==> flow/design.v <==
module SP_wocg(
	clk,
	rst_n,
	in_valid,
	in_data,
	in_mode,
	out_valid,
	out_data
);
input clk, rst_n, in_valid;
input [2:0] in_mode;
input [8:0] in_data;
output reg out_valid;
output reg [8:0] out_data;
genvar idx;
integer i;
localparam IDLE = 4'b0000;
localparam INV  = 4'b0001;
localparam MUL  = 4'b0010;
localparam SORT = 4'b0100;
localparam SUM  = 4'b1000;
reg [3:0] cur_state,next_state;
reg [4:0] cnt;
reg [2:0] cnt_data;
reg [8:0] data_temp;
reg [10:0] data_sum [0:5]; 
reg [2:0] mode_r;
wire idle_state = cur_state == IDLE;
wire inv_in_valid  = cur_state[0] && cnt < 6;
wire mul_in_valid  = cur_state[1] && cnt < 6;
wire sort_in_valid = cur_state[2] && cnt < 6;
wire sum_in_valid  = cur_state[3] && cnt < 6;
wire inv_out_valid,mul_out_valid,sort_out_valid;
wire [8:0] inv_out_data,mul_out_data,sort_out_data;
wire [8:0] sum_mod_out_w;   
wire inv_done  = cur_state[0] && cnt == 'd18;
wire mul_done  = cur_state[1] && cnt == 'd12;
wire sort_done = cur_state[2] && cnt == 'd11;
reg  sum_done ;
wire mode0_cnt_flag = cur_state[3] && mode_r == 'd0 && cnt == 'd5;
always @(posedge clk or negedge rst_n) begin
	if (!rst_n) begin
		cur_state <= IDLE;
	end
	else begin
		cur_state <= next_state;
	end
end
always @(*) begin
	case(cur_state)
		IDLE : next_state = in_valid  ? in_mode[0] ? INV : in_mode[1] ? MUL : in_mode[2] ? SORT : SUM : IDLE;
		INV  : next_state = inv_done  ? mode_r[1] ? MUL : mode_r[2] ? SORT : SUM : INV;
		MUL  : next_state = mul_done  ? mode_r[2] ? SORT : SUM : MUL;
		SORT : next_state = sort_done ? SUM : SORT;
		SUM  : next_state = sum_done  ? IDLE : SUM;
		default : next_state = IDLE;
	endcase
end
always @(*) begin 
	if(cur_state[3]) begin
		if(mode_r == 'd0) sum_done = cnt == 'd12;
		else sum_done = cnt == 'd7;
	end
	else sum_done = 0;
end
always @(posedge clk or negedge rst_n) begin
	if (!rst_n) begin
		cnt <= 'd0;
	end
	else begin
		if(idle_state) cnt <= 'd0;
		else if(inv_done | mul_done | sort_done) cnt <= 'd0;
		else cnt <= cnt + 'd1;
	end
end
always @(posedge clk or negedge rst_n) begin
	if (!rst_n) begin
		cnt_data <= 'd0;
	end
	else begin
		if(inv_in_valid)  cnt_data <= cnt_data + 'd1;
		else if(mul_in_valid)  cnt_data <= cnt_data + 'd1;
		else if(sort_in_valid) cnt_data <= cnt_data + 'd1;
		else if(mode0_cnt_flag) cnt_data <= 'd1;
		else if(cur_state[3])  cnt_data <= cnt_data + 'd1;
		else if(inv_done | mul_done | sort_done | sum_done) cnt_data <= 'd0;
	end
end
always @(posedge clk or negedge rst_n) begin
	if (!rst_n) begin
		mode_r <= 'd0;
	end
	else if(in_valid && idle_state)begin
		mode_r <= in_mode;
	end
end
always @(posedge clk or negedge rst_n) begin
	if (!rst_n) begin
		data_temp <= 'd0;
	end
	else begin
		if(in_valid) data_temp <= in_data;
		else if(inv_out_valid)  data_temp <= inv_out_data;
		else if(mul_out_valid)  data_temp <= mul_out_data;
		else if(sort_out_valid) data_temp <= sort_out_data;
	end
end
always @(posedge clk or negedge rst_n) begin
	if (!rst_n) begin
		for(i=0;i<6;i=i+1) begin
			data_sum[i] <= 'd0;
		end
	end
	else begin
		if(inv_in_valid) begin
			data_sum[cnt_data] <= data_sum[cnt_data] + data_temp;   
		end
		else if(mul_in_valid)  begin 
			if(mode_r[0]) data_sum[cnt_data] <= data_sum[cnt_data] + data_temp;   
			else data_sum[cnt_data] <= data_sum[cnt_data] + (data_temp << 1);   
		end
		else if(sort_in_valid) begin
			if(mode_r[1:0] == 'd0) data_sum[cnt_data] <= (data_sum[cnt_data] + data_temp) + (data_temp << 1);   
			else if(mode_r[1]) data_sum[cnt_data] <= data_sum[cnt_data] + data_temp;  
			else data_sum[cnt_data] <= data_sum[cnt_data] + (data_temp << 1);  
		end
		else if(sum_in_valid)  begin
			if(mode_r[2:0] == 'd0) data_sum[cnt_data] <= data_sum[cnt_data] + (data_temp << 2);   
			else if(mode_r[2]) data_sum[cnt_data] <= data_sum[cnt_data] + data_temp;  
			else if(mode_r[1]) data_sum[cnt_data] <= data_sum[cnt_data] + (data_temp << 1);  
			else data_sum[cnt_data] <= (data_sum[cnt_data] + data_temp) + (data_temp << 1);  
		end
		else if(idle_state) begin
			for(i=0;i<6;i=i+1) begin
				data_sum[i] <= 'd0;
			end
		end
	end
end
always @(posedge clk or negedge rst_n) begin
	if (!rst_n) begin
		out_data <= 'd0;
	end
	else begin
		if(sum_done) out_data <= 'd0;
		else if(cur_state[3]) begin 
			if(mode_r == 'd0) out_data <= cnt > 'd5 ? sum_mod_out_w : 'd0;
			else out_data <= cnt > 'd0 ? sum_mod_out_w : 'd0;
		end
	end
end
always @(posedge clk or negedge rst_n) begin
	if (!rst_n) begin
		out_valid <= 0;
	end
	else begin
		if(sum_done) out_valid <= 0;
		else if(cur_state[3]) begin 
			if(mode_r == 'd0) out_valid <= cnt > 'd5 ? 1 : 0;
			else out_valid <= cnt > 'd0 ? 1 : 0;
		end
	end
end
Modular_Inv Inv_inst (.clk(clk),.rst_n(rst_n),.in_valid(inv_in_valid),.in_data(data_temp),.out_valid(inv_out_valid) ,.out_data(inv_out_data));
Modular_Mul Mul_inst (.clk(clk),.rst_n(rst_n),.in_valid(mul_in_valid),.in_data(data_temp),.out_valid(mul_out_valid) ,.out_data(mul_out_data));
Sort      Sort_inst (.clk(clk),.rst_n(rst_n),.in_valid(sort_in_valid),.in_data(data_temp),.out_valid(sort_out_valid),.out_data(sort_out_data));
Modular_509 U_inst_C(.in_data({7'd0,data_sum[cnt_data - 1]}),.out_data(sum_mod_out_w));
endmodule
module Modular_509(in_data,out_data);
parameter BIAS = 9'd509;
input [17:0] in_data;
output reg [8:0] out_data;
wire  [10:0] tmp = (in_data[8:0] + in_data[17:9]) + (in_data[17:9] << 1);
wire  [10:0] tmp_bias_509  = tmp - BIAS;
wire  [10:0] tmp_bias_1018 = tmp - (BIAS<<1);
wire  [10:0] tmp_bias_1527 = tmp - (BIAS<<1) - BIAS;
wire  [10:0] tmp_bias_2036 = tmp - (BIAS<<2);
always @(*) begin
	if(tmp < BIAS) out_data = tmp;
	else if(tmp_bias_509  < BIAS) out_data = tmp_bias_509 ;
	else if(tmp_bias_1018 < BIAS) out_data = tmp_bias_1018;
	else if(tmp_bias_1527 < BIAS) out_data = tmp_bias_1527;
	else out_data = tmp_bias_2036;
end
endmodule
module Modular_Inv(clk,rst_n,in_valid,in_data,out_valid,out_data);
input  [8:0] in_data;
input  clk,rst_n,in_valid;
output out_valid;
output [8:0] out_data;
localparam IDLE = 2'b00;
localparam CAL  = 2'b01;
localparam OUT  = 2'b10;
reg [1:0] cur_state,next_state;
reg [5:0] st_end_flag_r;
reg pulse;
reg [3:0] cnt;
reg [17:0] data_A_r[0:5],data_B_r[0:5];
wire cal_done = cnt == 'd12;
wire out_done = cnt == 'd5 && cur_state[1];
reg  [5:0] stall_flag_r;
wire  [8:0] modA_out_w[0:2];
wire  [8:0] modB_out_w[0:2];
reg  [17:0] modA_in_w [0:2];
reg  [17:0] modB_in_w [0:2];
wire [17:0] mulA_out_w[0:2];
wire [17:0] mulB_out_w[0:2];
reg   [8:0] mulA_in_w [0:2];
reg   [8:0] mulB_in_w [0:2];
genvar idx;
integer i;
assign out_valid = cur_state[1];
assign out_data = out_valid ? data_A_r[cnt] : 'd0;
always @(posedge clk or negedge rst_n) begin
	if (!rst_n) begin
		cur_state <= IDLE;
	end
	else begin
		cur_state <= next_state;
	end
end
always @(*) begin
	case(cur_state)
		IDLE:next_state = in_valid ? CAL : IDLE;
		CAL :next_state = cal_done ? OUT : CAL ;
		OUT :next_state = out_done ? IDLE: OUT ;
		default: next_state = IDLE;
	endcase
end
generate
	for(idx=0;idx<3;idx=idx+1) begin
		Modular_509 U_inst_A(.in_data(modA_in_w[idx]),.out_data(modA_out_w[idx]));
		Modular_509 U_inst_B(.in_data(modB_in_w[idx]),.out_data(modB_out_w[idx]));
	end
endgenerate
generate
	for(idx=0;idx<3;idx=idx+1) begin
		assign mulA_out_w[idx] =  mulA_in_w[idx] * mulB_in_w[idx];
		assign mulB_out_w[idx] =  mulB_in_w[idx] * mulB_in_w[idx];
	end
endgenerate
always @(*) begin 
	for(i=0;i<3;i=i+1) begin
		if(pulse)
			mulA_in_w[i] = data_A_r[2*i];
		else
			mulA_in_w[i] = data_A_r[2*i+1];
	end
end
always @(*) begin 
	for(i=0;i<3;i=i+1) begin
		if(pulse)
			mulB_in_w[i] = data_B_r[2*i];
		else
			mulB_in_w[i] = data_B_r[2*i+1];
	end
end
always @(*) begin 
	for(i=0;i<3;i=i+1) begin
		if(!pulse)
			modA_in_w[i] = data_A_r[2*i];
		else
			modA_in_w[i] = data_A_r[2*i+1];
	end
end
always @(*) begin 
	for(i=0;i<3;i=i+1) begin
		if(!pulse)
			modB_in_w[i] = data_B_r[2*i];
		else
			modB_in_w[i] = data_B_r[2*i+1];
	end
end
always @(posedge clk or negedge rst_n) begin
	if (!rst_n) begin
		cnt <= 'd0;
	end
	else begin
		if(in_valid) cnt <= cnt + 'd1;
		else if(cal_done | out_done) cnt <= 'd0;
		else if(cur_state[1]) cnt <= cnt + 'd1;
		else if(pulse) cnt <= cnt + 'd1;
	end
end
always @(posedge clk or negedge rst_n) begin
	if (!rst_n) begin
		stall_flag_r <= 'd0;
	end
	else begin
		if(cnt == 'd3 && cur_state[0]) stall_flag_r <= 6'b000001;
		else if(cnt == 'd4 && cur_state[0]) stall_flag_r <= 6'b000011;
		else stall_flag_r <= stall_flag_r << 1;
	end
end
always @(posedge clk or negedge rst_n) begin
	if (!rst_n) begin
		pulse <= 0;
	end
	else begin
		if(out_done) pulse <= 0;
		else if(cur_state[0] | cur_state[1]) pulse <= ~pulse;
	end
end
always @(posedge clk or negedge rst_n) begin
	if (!rst_n) begin
		st_end_flag_r <= 'd0;
	end
	else begin
		if(in_valid) st_end_flag_r[cnt] <= 1;
		else if(cur_state[1]) st_end_flag_r[cnt] <= 0;
	end
end
always @(posedge clk or negedge rst_n) begin
	if (!rst_n) begin
		for(i=0;i<6;i=i+1) begin
			data_A_r[i] <= 'd0;
		end
	end
	else begin
		for(i=0;i<6;i=i+2) begin  
			if(in_valid && cnt == i)  data_A_r[i] <= in_data;
			else if(stall_flag_r[i])  data_A_r[i] <= data_A_r[i];
			else if(st_end_flag_r[i]) data_A_r[i] <= !pulse ? modA_out_w[i>>1] : mulA_out_w[i>>1];
			else data_A_r[i] <= 'd0;
		end
		for(i=1;i<6;i=i+2) begin  
			if(in_valid && cnt == i)  data_A_r[i] <= in_data;
			else if(stall_flag_r[i])  data_A_r[i] <= data_A_r[i];
			else if(st_end_flag_r[i]) data_A_r[i] <= !pulse ? mulA_out_w[i>>1] : modA_out_w[i>>1];
			else data_A_r[i] <= 'd0;
		end
	end
end
always @(posedge clk or negedge rst_n) begin
	if (!rst_n) begin
		for(i=0;i<6;i=i+1) begin
			data_B_r[i] <= 'd0;
		end
	end
	else begin
		for(i=0;i<6;i=i+2) begin  
			if(in_valid && cnt == i) data_B_r[i] <= in_data*in_data;
			else if(st_end_flag_r[i]) data_B_r[i] <= !pulse ? modB_out_w[i>>1] : mulB_out_w[i>>1] ;
			else data_B_r[i] <= 'd0;
		end
		for(i=1;i<6;i=i+2) begin  
			if(in_valid && cnt == i) data_B_r[i] <= in_data*in_data;
			else if(st_end_flag_r[i]) data_B_r[i] <= !pulse ? mulB_out_w[i>>1] : modB_out_w[i>>1];
			else data_B_r[i] <= 'd0;
		end
	end
end
endmodule
module Modular_Mul(clk,rst_n,in_valid,in_data,out_valid,out_data);
input  [8:0] in_data;
input  clk,rst_n,in_valid;
output out_valid;
output [8:0] out_data;
localparam IDLE = 2'b00;
localparam CAL  = 2'b01;
localparam OUT  = 2'b10;
reg [1:0] cur_state,next_state;
reg [3:0] cnt;
reg [8:0] b_r[0:5];
reg [8:0] tmp_mod_r;
reg [8:0] tmp1_r;
reg [8:0] tmp2_r;
reg [8:0] tmp3_r;
reg [8:0] tmp4_r;
reg [17:0] tmp_r;
genvar idx;
integer i;
wire [8:0] mod_out_w;
reg  [8:0] in_mul_A_w,in_mul_B_w;
Modular_509 U_inst_C(.in_data(tmp_r),.out_data(mod_out_w));
assign out_valid = cur_state[1];
assign out_data  = out_valid ? tmp_mod_r : 'd0;
always @(posedge clk or negedge rst_n) begin
	if (!rst_n) begin
		cur_state <= IDLE;
	end
	else begin
		cur_state <= next_state;
	end
end
always @(*) begin
	case(cur_state)
		IDLE:next_state = in_valid ? CAL : IDLE;
		CAL :next_state = cnt == 'd10 ? OUT : CAL ;
		OUT :next_state = cnt == 'd0 ? IDLE: OUT ;
		default: next_state = IDLE;
	endcase
end
always @(*) begin
	if(in_valid) begin
		in_mul_A_w = b_r[0];
	end
	else begin
		case(cnt)
			'd5 :in_mul_A_w = b_r[0];
			'd6 :in_mul_A_w = tmp_mod_r;
			'd7 :in_mul_A_w = tmp2_r;
			'd8 :in_mul_A_w = tmp1_r;
			'd9 :in_mul_A_w = b_r[0];
			'd10:in_mul_A_w = b_r[1];
			'd11:in_mul_A_w = b_r[2];
			'd12:in_mul_A_w = b_r[3];
			'd13:in_mul_A_w = b_r[4];
			'd14:in_mul_A_w = b_r[5];
			default:in_mul_A_w = 'd0;
		endcase
	end
end
always @(*) begin
	if(in_valid) begin
		in_mul_B_w = in_data;
	end
	else begin
		case(cnt)
			'd5 :in_mul_B_w = b_r[5];
			'd6 :in_mul_B_w = tmp4_r;
			'd7 :in_mul_B_w = tmp4_r;
			'd8 :in_mul_B_w = tmp4_r;
			'd9 :in_mul_B_w = tmp_mod_r;
			'd10:in_mul_B_w = tmp_mod_r;
			'd11:in_mul_B_w = tmp3_r;
			'd12:in_mul_B_w = tmp3_r;
			'd13:in_mul_B_w = tmp1_r;
			'd14:in_mul_B_w = tmp2_r;
			default:in_mul_B_w = 'd0;
		endcase
	end
end
always @(posedge clk or negedge rst_n) begin
	if (!rst_n) begin
		cnt <= 'd0;
	end
	else begin
		if(cur_state[0] | cur_state[1]) cnt <= cnt + 'd1; 
		else if(cur_state == IDLE) cnt <= 'd0;
	end
end
always @(posedge clk or negedge rst_n) begin
	if (!rst_n) begin
		for(i=0;i<6;i=i+1) begin
			b_r[i] <= 'd0;
		end
	end
	else begin
		if(in_valid) begin
			for(i=0;i<5;i=i+1) begin
				b_r[0] <= in_data;
				b_r[i+1] <= b_r[i];
			end
		end
	end
end
always @(posedge clk or negedge rst_n) begin
	if (!rst_n) begin
		tmp_r <= 'd0;
	end
	else begin
		tmp_r <= in_mul_A_w * in_mul_B_w;
	end
end
always @(posedge clk or negedge rst_n) begin
	if (!rst_n) begin
		tmp_mod_r <= 'd0;
	end
	else begin
		tmp_mod_r <= mod_out_w;
	end
end
always @(posedge clk or negedge rst_n) begin
	if (!rst_n) begin
		tmp1_r <= 'd0;
	end
	else begin
		tmp1_r <= cur_state[1] ? tmp1_r : tmp_mod_r;
	end
end
always @(posedge clk or negedge rst_n) begin
	if (!rst_n) begin
		tmp2_r <= 'd0;
	end
	else begin
		tmp2_r <= cur_state[1] ? tmp2_r : tmp1_r;
	end
end
always @(posedge clk or negedge rst_n) begin
	if (!rst_n) begin
		tmp3_r <= 'd0;
	end
	else begin
		tmp3_r <= cur_state[1] ? tmp3_r : tmp2_r;
	end
end
always @(posedge clk or negedge rst_n) begin
	if (!rst_n) begin
		tmp4_r <= 'd0;
	end
	else begin
		tmp4_r <= tmp3_r;
	end
end
endmodule
module Sort(clk,rst_n,in_valid,in_data,out_valid,out_data);
input  [8:0] in_data;
input  clk,rst_n,in_valid;
output out_valid;
output [8:0] out_data;
integer i;
reg [8:0] data_r[0:5];
reg [4:0] st_flag_r;
reg [1:0] cur_state,next_state;
localparam IDLE = 2'b00;
localparam RD   = 2'b01;
localparam SORT = 2'b10;
localparam OUT  = 2'b11;
wire sort_done = st_flag_r == 'd1 && cur_state == SORT;
wire rd_done = st_flag_r[0] && cur_state == RD;
wire out_done = st_flag_r == 0 && cur_state == OUT;
assign out_valid = cur_state == OUT;
assign out_data  = out_valid ? data_r[5] : 'd0;
always @(posedge clk or negedge rst_n) begin
	if (!rst_n) begin
		cur_state <= IDLE;
	end
	else begin
		cur_state <= next_state;
	end
end
always @(*) begin
	case(cur_state)
		IDLE:next_state = in_valid  ? RD   : IDLE;
		RD  :next_state = rd_done   ? SORT : RD  ;
		SORT:next_state = sort_done ? OUT  : SORT;
		OUT: next_state = out_done  ? IDLE : OUT ;
		default: next_state = IDLE;
	endcase
end
always @(posedge clk or negedge rst_n) begin
	if (!rst_n) begin
		st_flag_r <= 'd0;
	end
	else if (cur_state == IDLE || sort_done) begin
		st_flag_r <= 'b10000;
	end
	else if(rd_done) begin
		st_flag_r <= 'b10101;
	end
	else begin
		st_flag_r <= st_flag_r >> 1;
	end
end
always @(posedge clk or negedge rst_n) begin
	if (!rst_n) begin
		for(i=0;i<6;i=i+1) begin
			data_r[i] <= 'd0;
		end
	end
	else begin
		if(in_valid) begin
			if(in_data > data_r[0]) begin
				data_r[0] <= in_data;
				data_r[1] <= data_r[0];
				data_r[2] <= data_r[1];
				data_r[3] <= data_r[2];
				data_r[4] <= data_r[3];
				data_r[5] <= data_r[4];
			end
			else begin
				data_r[1] <= in_data;
				data_r[2] <= data_r[1];
				data_r[3] <= data_r[2];
				data_r[4] <= data_r[3];
				data_r[5] <= data_r[4];
			end
		end
		else if(cur_state == SORT && st_flag_r[0]) begin   
      		for(i=1;i<5;i=i+2)
      		begin
      		  data_r[i  ] <= (data_r[i] < data_r[i+1]) ? data_r[i+1] : data_r[i  ];
      		  data_r[i+1] <= (data_r[i] < data_r[i+1]) ? data_r[i  ] : data_r[i+1];
      		end
		end
		else if(cur_state == SORT && !st_flag_r[0]) begin
      		for(i=2;i<5;i=i+2)
      		begin
      		  data_r[i  ] <= (data_r[i] < data_r[i+1]) ? data_r[i+1] : data_r[i  ];
      		  data_r[i+1] <= (data_r[i] < data_r[i+1]) ? data_r[i  ] : data_r[i+1];
      		end
		end
		else if(cur_state == OUT) begin
      		for(i=0;i<5;i=i+1)
      		begin
      		  data_r[i+1] <= data_r[i];
      		end
		end
		else if(cur_state == IDLE) begin
			for(i=0;i<6;i=i+1) begin
				data_r[i] <= 'd0;
			end
		end
	end
end
endmodule
* Tool chain data of SP_wocg
The steps from the RTL of SP_wocg to its reports follow in flow order. Lines are those of the file above, counted from 1. Library cell names are shortened. The mark -- stands for no value.
Set-up: top module SP_wocg, clock clk, standard-cell library sky130hd, corner tt_025C_1v80

* Elaborated design
Yosys after proc, flatten, opt, wreduce and memory -nomap, before mapping. Print and check cells are not counted. Equal cells are merged and count once.
Storage and ports: elaborated cells 688, input bits 15, register bits 519, output and inout port bits 10
Cells by class: magnitude comparators 40, mux-type cells 355, shifts and indexed selects 2, $add $sub $neg 66, reduce/logical cells 66, bitwise logic cells 11, multipliers 8, equal/unequal tests 88
Operators by type and width (number):
- 2-to-1 mux 11 bit | 165
- multiplier 9 x 9 -> 18 bit | 8
- 2-to-1 mux 18 bit | 48
- 2-to-1 mux 9 bit | 84
- < comparator 11 x 9 -> 1 bit (second input constant) | 32
- subtractor 11 x 9 -> 11 bit (second input constant) | 16
- case mux 11 bit (select 6 bit) | 2
- case mux 9 bit (select 6 bit) | 2
- subtractor 11 x 10 -> 11 bit (second input constant) | 8
- case mux 9 bit (select 9 bit) | 1
- adder 10 x 10 -> 11 bit | 7
- subtractor 9 bit (second input constant) | 8
- adder 9 x 9 -> 10 bit | 7
- adder 11 x 9 -> 11 bit | 6
- 2-to-1 mux 4 bit | 16
- adder 11 x 10 -> 11 bit | 5
- != test 2 x 1 -> 1 bit (second input constant) | 25
- equality test 4 bit (second input constant) | 9
- < comparator 9 bit | 4
- AND reduction 5 bit | 7
- logical AND 1 bit | 24
- equality test 4 x 3 -> 1 bit (second input constant) | 6
- 2-to-1 mux 6 bit | 4
- case mux 4 bit (select 5 bit) | 1
- 2-to-1 mux 5 bit | 4
- != test 2 bit (second input constant) | 9
- equality test 3 x 2 -> 1 bit (second input constant) | 6
- equality test 3 bit (second input constant) | 6
Other operator kinds: 48; their cells: 116.

* Logic depth
Yosys ltp: most cells in a row. Word level: on the elaborated netlist, between registers, memories and ports. Mapped: between sequential cells and ports; inverters and the memories' decode and read muxes count.
Logic depth: depth after elaboration 19, ABC_AREA 0, depth in mapped cells 32, gate-level depth less buffers 31

* After synthesis
The flow's flattened synthesis, as Yosys stat reports it; memories are mapped. The netlist is that of the ABC_AREA named above (0 if unset); the other value can give another one. Totals and module areas in this step are rounded.
Synthesis totals: standard cells after synthesis 6860, buffer cells 296, flip-flops 521, cell area after synthesis 0.05972 sq mm, sequential part of the area 0.01304 sq mm
Cells by type:
- dfrtp_1 | number 520, area in all 1.3E+04 sq um
- fa_1 | number 413, area in all 8267.93 sq um
- ha_1 | number 536, area in all 6.71E+03 sq um
- nand2_1 | number 739, area in all 2773.91 sq um
- mux2_2 | number 244, area in all 2.75E+03 sq um
- inv_1 | number 694, area in all 2.6E+03 sq um
- nor2_1 | number 589, area in all 2210.87 sq um
- a21oi_1 | number 353, area in all 1.77E+03 sq um
- xnor2_1 | number 196, area in all 1.72E+03 sq um
- o21ai_0 | number 280, area in all 1.4E+03 sq um
- mux2i_1 | number 107, area in all 1.07E+03 sq um
- clkbuf_1 | number 231, area in all 867.082 sq um
- a22o_1 | number 96, area in all 840.806 sq um
- a21o_1 | number 106, area in all 795.763 sq um
- a22oi_1 | number 92, area in all 690.662 sq um
- xor2_1 | number 67, area in all 586.813 sq um
- o22ai_1 | number 93, area in all 581.808 sq um
- a211oi_1 | number 76, area in all 570.547 sq um
Other cell types: 104; their cells: 1428. By module: a second synthesis without flattening, with its own total; a netlist apart from the flattened one above.
Unflattened totals: cells (unflattened synthesis) 7560, area (unflattened synthesis) 0.06585 sq mm
Rows give one instance, submodules left out.
Modules:
- Modular_Inv | seq. area 0.005881 sq mm, cells 3109, times used 1, area 0.02804 sq mm
- Modular_509 | seq. area 0 sq mm, cells 288, times used 8, area 0.002122 sq mm
- Modular_Mul | seq. area 0.003078 sq mm, cells 780, times used 1, area 0.008481 sq mm
- SP_wocg | seq. area 0.002502 sq mm, cells 944, times used 1, area 0.008228 sq mm
- Sort | seq. area 0.001578 sq mm, cells 423, times used 1, area 0.004119 sq mm

* Path before layout
OpenSTA on the mapped netlist: ideal clock, no wires. The path of least setup slack (recovery checks aside). Input and output delay are each 20% of the period. Register names are those of the netlist, which keeps one name where synthesis merged equal registers.
Path after synthesis: path type register to register, start reg Inv_inst.pulse, end reg Inv_inst.data_A_r[3][4], required time 7927 ps, buffers on the path 5, period 8000 ps, slack 1289 ps, data arrival time 6638 ps, setup time 73 ps, delay of the path 6711 ps, time at the first pin 0 ps, stages 24, synthesis period reached 6711 ps
"delay of the path" = arrival - input delay + setup time. "stages" counts driving pins, that of a launching flip-flop among them; a cell with two outputs on the path counts twice. "synthesis period reached" is the clock period less the worst setup slack; recovery checks do not enter. This is arithmetic on one report: input and output delays are still those of the set period (20% each). The rows between start and end are the longest chain of elaborated cells between them; the timing report does not say that the signal goes this way. Where chains are equally long, one stands for them. A line is the first line of the expression or statement that the cell stems from. Yosys adds cells for indexed reads and writes and turns some case tables into memories. A register here has more assigning lines than the two given.
On the way, after synthesis: path through dfrtp_1 clkbuf_1 clkbuf_1 clkbuf_1 buf_1 mux2_2 fa_1 ha_1 fa_1 xor2_1 clkbuf_1 ha_1 a21o_1 o21ai_0 or4_1 nor4_2 a32o_1 o32ai_1 nor4_4 a2bb2oi_2 a21boi_1 or3_1 a21o_1 a21oi_2, length of the longest elaborated chain 14, elaborated cells between the ends (all ways) 22, those cells by class 6 x add/sub; 1 x mul; 4 x compare; 11 x mux
RTL lines, path after synthesis:
- start: declaration | RTL line 196 | reg pulse;
- start: assignment | RTL line 297 | pulse <= 0;
- start: assignment | RTL line 301 | else if(cur_state[0] | cur_state[1]) pulse <= ~pulse;
- 2-to-1 mux 18 bit | RTL line 260 | if(!pulse)
- adder 9 x 9 -> 10 bit | RTL line 173 | wire  [10:0] tmp = (in_data[8:0] + in_data[17:9]) + (in_data[17:9] << 1);
- adder 10 x 10 -> 11 bit | RTL line 173
- subtractor 11 x 10 -> 11 bit | RTL line 176 | wire  [10:0] tmp_bias_1527 = tmp - (BIAS<<1) - BIAS;
- subtractor 11 x 9 -> 11 bit | RTL line 176
- < comparator 11 x 9 -> 1 bit | RTL line 182 | else if(tmp_bias_1527 < BIAS) out_data = tmp_bias_1527;
- 2-to-1 mux 9 bit | RTL line 182
- 2-to-1 mux 9 bit | RTL line 181 | else if(tmp_bias_1018 < BIAS) out_data = tmp_bias_1018;
- 2-to-1 mux 9 bit | RTL line 180 | else if(tmp_bias_509 < BIAS) out_data = tmp_bias_509 ;
- 2-to-1 mux 9 bit | RTL line 179 | if(tmp < BIAS) out_data = tmp;
- 2-to-1 mux 18 bit x2 | RTL line 329 | else if(st_end_flag_r[i]) data_A_r[i] <= !pulse ? mulA_out_w[i>>1] : modA_out_w[i>>1];
- 2-to-1 mux 18 bit | RTL line 328 | else if(stall_flag_r[i]) data_A_r[i] <= data_A_r[i];
- 2-to-1 mux 18 bit | RTL line 327 | if(in_valid && cnt == i) data_A_r[i] <= in_data;
- end: assignment | RTL line 327
- end: assignment | RTL line 328
- end: declaration | RTL line 198 | reg [17:0] data_A_r[0:5],data_B_r[0:5];

* Path in the finished layout
Path of least setup slack in the final report of run 1 (OpenROAD, finished layout, wires in). Where an end is a register, its clock arrival counts in the times. The path's times are printed in steps of 10 ps; the period is the one set.
Path post-layout: path type register to register, start reg Inv_inst.pulse, end reg Inv_inst.data_B_r[2][17], period 11900 ps, setup time 160 ps, required time 12430 ps, time at the first pin 700 ps, data arrival time 8060 ps, stages 26, slack 4370 ps, buffers on the path 1
The rows between start and end are the longest chain of elaborated cells between them; the timing report does not say that the signal goes this way. Where chains are equally long, one stands for them. A register here has more assigning lines than the two given.
On the way, post-layout: path through dfrtp_4 buf_12 mux2_2 inv_1 nor2_1 fa_1 inv_1 fa_1 inv_1 ha_1 inv_1 fa_1 inv_1 ha_1 a21o_1 a21oi_1 o21bai_1 a21oi_1 o21bai_1 a21oi_1 nor2b_1 o21a_1 o41ai_1 o21ai_0 xnor2_1 o22ai_1, length of the longest elaborated chain 5, elaborated cells between the ends (all ways) 5, source lines of those cells 4, those cells by class 1 x mul; 4 x mux
RTL lines, path post-layout:
- start: declaration | RTL line 196 | reg pulse;
- start: assignment | RTL line 297 | pulse <= 0;
- start: assignment | RTL line 301 | else if(cur_state[0] | cur_state[1]) pulse <= ~pulse;
- 2-to-1 mux 9 bit | RTL line 252 | if(pulse)
- multiplier 9 x 9 -> 18 bit | RTL line 239 | assign mulB_out_w[idx] = mulB_in_w[idx] * mulB_in_w[idx];
- 2-to-1 mux 18 bit x2 | RTL line 343 | else if(st_end_flag_r[i]) data_B_r[i] <= !pulse ? modB_out_w[i>>1] : mulB_out_w[i>>1] ;
- 2-to-1 mux 18 bit | RTL line 342 | if(in_valid && cnt == i) data_B_r[i] <= in_data*in_data;
- end: assignment | RTL line 342
- end: assignment | RTL line 343
- end: declaration | RTL line 198 | reg [17:0] data_A_r[0:5],data_B_r[0:5];

Subject: flow runs of SP_wocg

Hi,

Settings and measured results of 4 stored flow runs for module SP_wocg (sky130hd), not sorted in any way. The constraints put input and output delay at 20% of the set period each and load the outputs with 0.01 pF.
"achieved clock period" = clock period - worst setup slack. The figure is calculated, with input and output delays left at 20% of the set period.
"worst setup path time" is the time allowed to the run's worst setup path (the clock period less input and output delay, where it has them) less its slack. Clock arrival times count: a late capture clock shortens it, a late launch clock lengthens it.
"power" is the tool's figure for a default switching activity; nothing was simulated.
"worst setup path time" is known to 10 ps.
Values from the reports are rounded here.
[run 1] settings: CELL_PAD_IN_SITES_DETAIL_PLACEMENT=2, CELL_PAD_IN_SITES_GLOBAL_PLACEMENT=3, CORE_MARGIN=6, CORE_UTILIZATION=31, CTS_CLUSTER_DIAMETER=298, MAX_ROUTING_LAYER=met5, SETUP_SLACK_MARGIN=-0.54, SLEW_MARGIN=25, SYNTH_MEMORY_MAX_BITS=16384, TNS_END_PERCENT=100, period_ns=11.9, CAP_MARGIN=20
[run 1] result: chip area after synthesis (Yosys) 0.05972 sq mm, die area 0.2033 sq mm, standard-cell area of the final layout 0.06542 sq mm, utilization 34.3%, worst setup slack after layout 4370 ps, total negative slack 0 ps, worst hold slack 377 ps, power 0.01927 W, achieved clock period 7530 ps, worst setup path time 7530 ps, worst setup path kind register to register
[run 2] settings: ABC_AREA=1, CELL_PAD_IN_SITES_DETAIL_PLACEMENT=2, CORE_ASPECT_RATIO=0.53, CORE_MARGIN=9, CORE_UTILIZATION=40, CTS_CLUSTER_DIAMETER=371, GPL_TIMING_DRIVEN=0, MAX_ROUTING_LAYER=met5, MIN_ROUTING_LAYER=met1, PLACE_DENSITY_LB_ADDON=0.28, SETUP_SLACK_MARGIN=0.14, SLEW_MARGIN=30, SYNTH_MEMORY_MAX_BITS=16384, TNS_END_PERCENT=90, period_ns=9.18, CAP_MARGIN=20
[run 2] result: did not finish, routing stopped with GRT-0116
[run 3] settings: CELL_PAD_IN_SITES_DETAIL_PLACEMENT=1, CORE_UTILIZATION=40, CTS_CLUSTER_DIAMETER=371, GPL_TIMING_DRIVEN=0, MIN_ROUTING_LAYER=met2, SYNTH_MEMORY_MAX_BITS=16384, TNS_END_PERCENT=75, period_ns=9.18, CAP_MARGIN=20, CORE_MARGIN=2, SLEW_MARGIN=20
[run 3] result: chip area after synthesis (Yosys) 0.05972 sq mm, die area 0.1524 sq mm, standard-cell area of the final layout 0.06521 sq mm, utilization 44.1%, worst setup slack after layout 92 ps, total negative slack 0 ps, worst hold slack 405 ps, power 0.02653 W, achieved clock period 9088 ps, worst setup path time 9090 ps, worst setup path kind register to register
[run 4] settings: CORE_UTILIZATION=40, SETUP_SLACK_MARGIN=0.38, SYNTH_MEMORY_MAX_BITS=16384, period_ns=7.58, CAP_MARGIN=20, CORE_MARGIN=2, SLEW_MARGIN=20
[run 4] result: chip area after synthesis (Yosys) 0.05972 sq mm, die area 0.1524 sq mm, standard-cell area of the final layout 0.06466 sq mm, utilization 43.7%, worst setup slack after layout 727 ps, total negative slack 0 ps, worst hold slack 412 ps, power 0.02863 W, achieved clock period 6853 ps, worst setup path time 6850 ps, worst setup path kind register to register

Regards
